==> flow/design.v <==
module dec #(parameter w=2)(
	input [w-1:0] s,
	input e,
	output reg [2**w-1:0] o
);
	always @ (*) begin
		o = 0;
		if (e)
  		  o[s] = 1;
	end
endmodule
module rgst #(
	parameter w=8
)(
	input clk, rst_b, ld, clr,
	input [w-1:0] d,
	output reg [w-1:0] q
);
	always @ (posedge clk, negedge rst_b)
		if (!rst_b)			q <= 0;
		else if (clr)			q <= 0;
		else if (ld)			q <= d;
endmodule
module cntr #(parameter w=8)(
	input clk, rst_b,c_up,clr,
	output reg [w-1:0] q
);
	always @ (posedge clk, negedge rst_b)
		if (!rst_b)			q <= 0;
		else if (c_up)			q <= q+1;
		else if (clr)			q <= 0;
endmodule
module pktmux(
  input [63:0] pkt,msg_len,
  input pad_pkt,zero_pkt,mgln_pkt,
  output reg [63:0] o
);
  always @ (*)
    if (pad_pkt == 1)         o=(1<<63);
    else if (zero_pkt == 1)   o=0;
    else if (mgln_pkt == 1)   o=msg_len;
    else                      o=pkt;
endmodule
module regfl(
  input clk,rst_b,we,
  input [2:0] s,
  input [63:0] d,
  output [511:0] q
);
  wire [7:0] dout;
  dec #(.w(3)) inst1(.s(s),.e(we),.o(dout));
  generate
    genvar i;
    for (i=0; i<8; i=i+1) begin:v
      rgst #(.w(64)) gi(.clk(clk),.rst_b(rst_b),.clr(1'b0),.d(d),.ld(dout[i]),
          .q(q[511-i*64:448-i*64]));
    end
  endgenerate
endmodule
module sha2indpath(
  input clk,rst_b,clr,st_pkt,pad_pkt,zero_pkt,mgln_pkt,
  input [63:0] pkt,
  output [2:0] idx,
  output [511:0] blk
);
  wire [63:0] mlen, mout;
  wire [21:0] mlen_r;
  assign mlen = {42'b0, mlen_r};
  pktmux inst1(.pkt(pkt),.pad_pkt(pad_pkt),.zero_pkt(zero_pkt),
      .mgln_pkt(mgln_pkt),.msg_len(mlen),.o(mout));
  regfl inst2(.clk(clk),.rst_b(rst_b),.we(st_pkt),.d(mout),
      .s(idx),.q(blk));
  cntr #(.w(3)) inst3(.clk(clk),.rst_b(rst_b),.clr(clr),.c_up(st_pkt),.q(idx));
  rgst #(.w(22)) inst4(.clk(clk),.rst_b(rst_b),.clr(clr),.q(mlen_r),
      .ld(st_pkt&(~(pad_pkt|zero_pkt|mgln_pkt))),
      .d(mlen_r+22'd64));
endmodule
module sha2inctrl(
  input clk,rst_b,lst_pkt,
  input [2:0] idx,
  output reg st_pkt,pad_pkt,
  output reg zero_pkt,mgln_pkt,
  output reg blk_val,msg_end
);
  localparam START=0,RX_PKT=1,PAD=2,ZERO=3,MGLN=4,MSG_END=5,STOP=6;
  reg [2:0] st,st_nxt;
  always @ (*)
    case(st)
      START,RX_PKT: if (lst_pkt == 0)             st_nxt=RX_PKT;
                    else                          st_nxt=PAD;
      PAD,ZERO:     if (idx == 6)                 st_nxt=MGLN;
                    else                          st_nxt=ZERO;
      MGLN:                                       st_nxt=MSG_END;
      MSG_END,STOP:                               st_nxt=STOP;
      default:                                    st_nxt=STOP;
    endcase
  always @ (*) begin
    blk_val=0;
    msg_end=0;
    st_pkt=0;
    pad_pkt=0;
    zero_pkt=0;
    mgln_pkt=0;
    case(st)
      START: begin
        st_pkt=1; end
      RX_PKT: begin
        st_pkt=1;
        if (idx == 0)
          blk_val=1; end
      PAD: begin
        st_pkt=1;
        pad_pkt=1;
        if (idx == 0)
          blk_val=1; end
      ZERO: begin
        st_pkt=1;
        zero_pkt=1;
        if (idx == 0)
          blk_val=1; end
      MGLN: begin
        st_pkt=1;
        mgln_pkt=1; end
      MSG_END: begin
        blk_val=1;
        msg_end=1; end
    endcase
  end
  always @ (posedge clk, negedge rst_b)
    if (rst_b == 0)                                 st<=START;
    else                                            st<=st_nxt;
endmodule
module sha2in(
  input clk,rst_b,lst_pkt,
  input [63:0] pkt,
  output [511:0] blk,
  output blk_val,msg_end
);
  wire [2:0] idx;
  wire st_pkt,pad_pkt,zero_pkt,mgln_pkt;
  sha2inctrl ctrl(.clk(clk),.rst_b(rst_b),.lst_pkt(lst_pkt),.idx(idx),
      .st_pkt(st_pkt),.pad_pkt(pad_pkt),.zero_pkt(zero_pkt),
      .mgln_pkt(mgln_pkt),.blk_val(blk_val),.msg_end(msg_end));
  sha2indpath dpath(.clk(clk),.rst_b(rst_b),.clr(1'b0),.st_pkt(st_pkt),
      .pad_pkt(pad_pkt),.zero_pkt(zero_pkt),.mgln_pkt(mgln_pkt),
      .pkt(pkt),.idx(idx),.blk(blk));
endmodule
==> From RTL to reports: sha2in <==
What the tools print for sha2in, step after step.
Line numbers count from 1 in the design file above.
Operators: Yosys type, input widths -> output width; for muxes data width and select width s.
Cell names lack the library's common part.
{ "design": {"top_module": "sha2in", "clk_port": "clk", "library": "sky130hd", "pvt_corner": "tt_025C_1v80"} }

==> After elaboration <==
Source: Yosys, flattened and elaborated, memories not mapped. Widths are those after wreduce. Registers that Yosys merges into a memory's read port (data or address) are not register bits. Print and check cells do not count. Equal cells are merged and count once.
{ "op_classes": {"n_addsub": 3, "n_eq": 6, "shifts": 1, "mux": 15, "bitwise": 4, "n_reduce_logical": 6} }
{ "ops": {"columns": ["cell", "count"], "rows": [
  ["$mux 64", 3],
  ["$add 22x7->22 const B", 1],
  ["$eq 3x3->1 const B", 3],
  ["$pmux 3 s3", 1],
  ["$shift 1x4->8 const A", 1],
  ["$mux 8", 1],
  ["$eq 3x2->1 const B", 2],
  ["$logic_not 3->1", 2],
  ["$mux 3", 2],
  ["$mux 1", 6],
  ["$reduce_or 5->1", 1],
  ["$reduce_or 2->1", 2],
  ["$neg 3->4", 1],
  ["$add 3x1->3 const B", 1],
  ["$eq 3x1->1 const B", 1],
  ["$reduce_or 3->1", 1],
  ["$or 1x1->1", 2],
  ["$pmux 1 s2", 1],
  ["$mux 2", 1],
  ["$and 1x1->1", 1],
  ["$not 1->1", 1]
]} }
{ "bits": {"register_bits": 540, "inputBits": 67, "output_inout_bits": 514, "word_cells": 46} }

==> Depth <==
Longest topological path by Yosys (ltp), each cell counted once; first at word level (registers and memories cut), then after technology mapping (sequential cells cut; the memories' decode and read muxes count).
{ "logic_depth": {"word_depth": 6, "abc_area": 0, "mapped_depth": 10, "mapped_depth_nobuf": 7} }

==> Mapped cells and area <==
Source: synth_stat.txt of the flow (Yosys; design flattened, memories mapped). It holds for the ABC_AREA given above (unset counts as 0); a run with the other value may have another netlist.
{ "by_type": {"columns": ["cell", "count", "type_area_um2"], "rows": [
  ["dfrtp_1", 536, 1.34E+04],
  ["o21ai_0", 383, 1.92E+03],
  ["nand2_1", 456, 1.71E+03],
  ["mux2_2", 111, 1.25E+03],
  ["buf_2", 86, 430.413],
  ["mux2i_1", 34, 340.326],
  ["and2_1", 48, 300.288],
  ["inv_1", 39, 146.39],
  ["xnor2_1", 13, 113.859],
  ["ha_1", 7, 87.584],
  ["buf_4", 9, 67.565],
  ["buf_6", 6, 67.565],
  ["and3_1", 6, 37.536],
  ["clkbuf_1", 10, 37.536],
  ["o211ai_2", 3, 37.536],
  ["xor2_1", 4, 35.034],
  ["nand3_1", 6, 30.029],
  ["nor2_1", 8, 30.029]
]} }
Other cell types: 17; their cells: 28.
{ "synth_totals": {"cell_count": 1793, "mapped_area_um2": 20266.9, "seq_area_um2": 13439.1, "ff_cells": 537, "n_buf": 113} }
By module: a second synthesis without flattening, with its own total; a netlist apart from the flattened one above.
{ "hier_totals": {"hier_cells": 1958, "area_unflattened_um2": 23685.2} }
Rows give one instance, submodules left out.
{ "by_module": {"columns": ["module", "instances", "cells", "area_um2", "seq_area_um2"], "rows": [
  ["rgst (w=64)", 8, 206, 2611.3, 1601.5],
  ["pktmux", 1, 143, 1048.5, 0.0],
  ["rgst (w=22)", 1, 71, 912.1, 550.5],
  ["sha2indpath", 1, 45, 310.3, 0.0],
  ["sha2inctrl", 1, 18, 230.2, 151.4],
  ["dec (w=3)", 1, 22, 150.1, 0.0],
  ["cntr (w=3)", 1, 9, 136.4, 75.1],
  ["regfl", 1, 1, 3.8, 0.0],
  ["sha2in", 1, 1, 3.8, 0.0]
]} }

==> Worst setup path after synthesis <==
Path of least setup slack by OpenSTA after synthesis, without wires, with an ideal clock, recovery checks aside; 20% of the period is set as input and as output delay. Where synthesis merged equal registers, the netlist keeps one of their names.
{ "synth_path": {"kind": "register -> register", "startpoint": "register dpath.inst3.q[0]", "endpoint": "register dpath.inst2.v[2].gi.q[22]", "tclk_ns": 4.0, "setup_time_ns": 0.125, "t_first_pin_ns": 0.000, "arrival_time_ns": 2.005, "required_time_ns": 3.875, "slack_ns": 1.870, "path_delay_ns": 2.130, "stages": 9, "path_buffers": 2, "period_less_setup_slack_ns": 2.13} }
"path_delay_ns" is the arrival time less input delay plus setup time.
"stages": output pins that drive a net of the path, with the launching flip-flop's if there is one; two outputs of one cell count as two.
"period_less_setup_slack_ns" is the clock period less the worst setup slack; recovery checks do not enter. This is arithmetic on one report: input and output delays are still those of the set period (20% each).
The rows between start and end are the longest chain of elaborated cells between them; the timing report does not say that the signal goes this way. Where chains are equally long, one stands for them.
A line is the first line of the expression or statement that the cell stems from. Yosys adds cells for indexed reads and writes and turns some case tables into memories.
A register here has more assigning lines than the two given.
{ "synth_via": {"cell_sequence": "dfrtp_1 inv_1 ha_1 ha_1 nand4_1 a21oi_1 buf_2 buf_2 mux2_2", "elab_chain_cells": 3, "cells_between": 3, "lines_between": 2, "classes_between": "add/sub (1); shift (1); mux (1)"} }
{ "synth_lines": {"columns": ["element", "line", "text"], "rows": [
  ["start: declaration", 26, "output reg [w-1:0] q"],
  ["start: assignment", 29, "if (!rst_b) q <= 0;"],
  ["start: assignment", 30, "else if (c_up) q <= q+1;"],
  ["$neg 3->4", 9, "o[s] = 1;"],
  ["$shift 1x4->8", 9, null],
  ["$mux 8", 8, "if (e)"],
  ["end: assignment", 20, "if (!rst_b) q <= 0;"],
  ["end: assignment", 22, "else if (ld) q <= d;"],
  ["end: declaration", 17, "output reg [w-1:0] q"]
]} }

==> Path in the finished layout <==
Path of least setup slack in the final report of run 1 (OpenROAD, finished layout, wires in). Where an end is a register, its clock arrival counts in the times.
{ "layout_path": {"kind": "register -> output", "startpoint": "register dpath.inst3.q[0]", "endpoint": "output port blk_val", "tclk_ns": 2.41, "out_delay_ns": 0.48, "t_first_pin_ns": 0.66, "arrival_time_ns": 1.84, "required_time_ns": 1.93, "slack_ns": 0.09, "stages": 7, "path_buffers": 1} }
The rows between start and end are the longest chain of elaborated cells between them; the timing report does not say that the signal goes this way. Where chains are equally long, one stands for them.
A register here has more assigning lines than the two given.
{ "layout_via": {"cell_sequence": "dfrtp_1 inv_2 ha_2 ha_4 o21ai_4 nand2b_1 buf_6", "elab_chain_cells": 3, "cells_between": 3, "classes_between": "mux (2); reduce/logical (1)"} }
{ "layout_lines": {"columns": ["element", "line", "text"], "rows": [
  ["start: declaration", 26, "output reg [w-1:0] q"],
  ["start: assignment", 29, "if (!rst_b) q <= 0;"],
  ["start: assignment", 30, "else if (c_up) q <= q+1;"],
  ["$logic_not 3->1", 119, "if (idx == 0)"],
  ["$mux 1", 119, null],
  ["$pmux 1 s2", 104, "case(st)"],
  ["end: declaration", 137, "output blk_val,msg_end"]
]} }

Module sha2in, platform sky130hd: 3 stored runs of the flow (Yosys, OpenROAD) with differing settings, in no particular order. Input and output delays are each 20% of the period that was set; the output load is 0.01 pF.
By "achieved clock period (ns)" is meant the clock period of the run minus its worst setup slack. This is arithmetic on one report: input and output delays are still those of the set period (20% each).

settings of run 1
{
  "ABC_AREA": 0,
  "CAP_MARGIN": 20,
  "CELL_PAD_IN_SITES_GLOBAL_PLACEMENT": 1,
  "CORE_ASPECT_RATIO": 0.83,
  "CORE_MARGIN": 5,
  "CORE_UTILIZATION": 21,
  "CTS_CLUSTER_DIAMETER": 312,
  "CTS_CLUSTER_SIZE": 100,
  "GPL_ROUTABILITY_DRIVEN": 0,
  "HOLD_SLACK_MARGIN": -0.06,
  "MIN_ROUTING_LAYER": "met2",
  "SLEW_MARGIN": 15,
  "TNS_END_PERCENT": 35,
  "period_ns": 2.41
}
report of run 1
yosys chip area after synthesis (um^2): 20266.9
finish__design__die__area: 102849.0
finish__design__instance__area__stdcell: 28217.1
finish__timing__setup__ws: 0.091
finish__timing__setup__tns: 0.000
achieved clock period (ns): 2.319

settings of run 2
{
  "CAP_MARGIN": 25,
  "CELL_PAD_IN_SITES_DETAIL_PLACEMENT": 0,
  "CORE_ASPECT_RATIO": 1.72,
  "CORE_UTILIZATION": 45,
  "CTS_CLUSTER_DIAMETER": 308,
  "CTS_CLUSTER_SIZE": 95,
  "GPL_ROUTABILITY_DRIVEN": 0,
  "GPL_TIMING_DRIVEN": 0,
  "HOLD_SLACK_MARGIN": -0.05,
  "MAX_ROUTING_LAYER": "met4",
  "MIN_ROUTING_LAYER": "met2",
  "PLACE_DENSITY_LB_ADDON": 0.14,
  "SETUP_SLACK_MARGIN": 0.09,
  "period_ns": 2.41,
  "CORE_MARGIN": 2,
  "SLEW_MARGIN": 20
}
report of run 2
yosys chip area after synthesis (um^2): 20266.9
finish__design__die__area: 46813.7
finish__design__instance__area__stdcell: 27517.6
finish__timing__setup__ws: 0.148
finish__timing__setup__tns: 0.000
achieved clock period (ns): 2.262

settings of run 3
{
  "CELL_PAD_IN_SITES_DETAIL_PLACEMENT": 0,
  "CORE_ASPECT_RATIO": 0.62,
  "CORE_UTILIZATION": 45,
  "CTS_CLUSTER_DIAMETER": 308,
  "CTS_CLUSTER_SIZE": 95,
  "GPL_ROUTABILITY_DRIVEN": 0,
  "GPL_TIMING_DRIVEN": 0,
  "HOLD_SLACK_MARGIN": -0.05,
  "MAX_ROUTING_LAYER": "met4",
  "MIN_ROUTING_LAYER": "met2",
  "PLACE_DENSITY_LB_ADDON": 0.14,
  "SETUP_SLACK_MARGIN": 0.09,
  "period_ns": 2.41,
  "CAP_MARGIN": 20,
  "CORE_MARGIN": 2,
  "SLEW_MARGIN": 20
}
report of run 3
yosys chip area after synthesis (um^2): 20266.9
finish__design__die__area: 46799.3
finish__design__instance__area__stdcell: 27644.0
finish__timing__setup__ws: 0.098
finish__timing__setup__tns: 0.000
achieved clock period (ns): 2.312
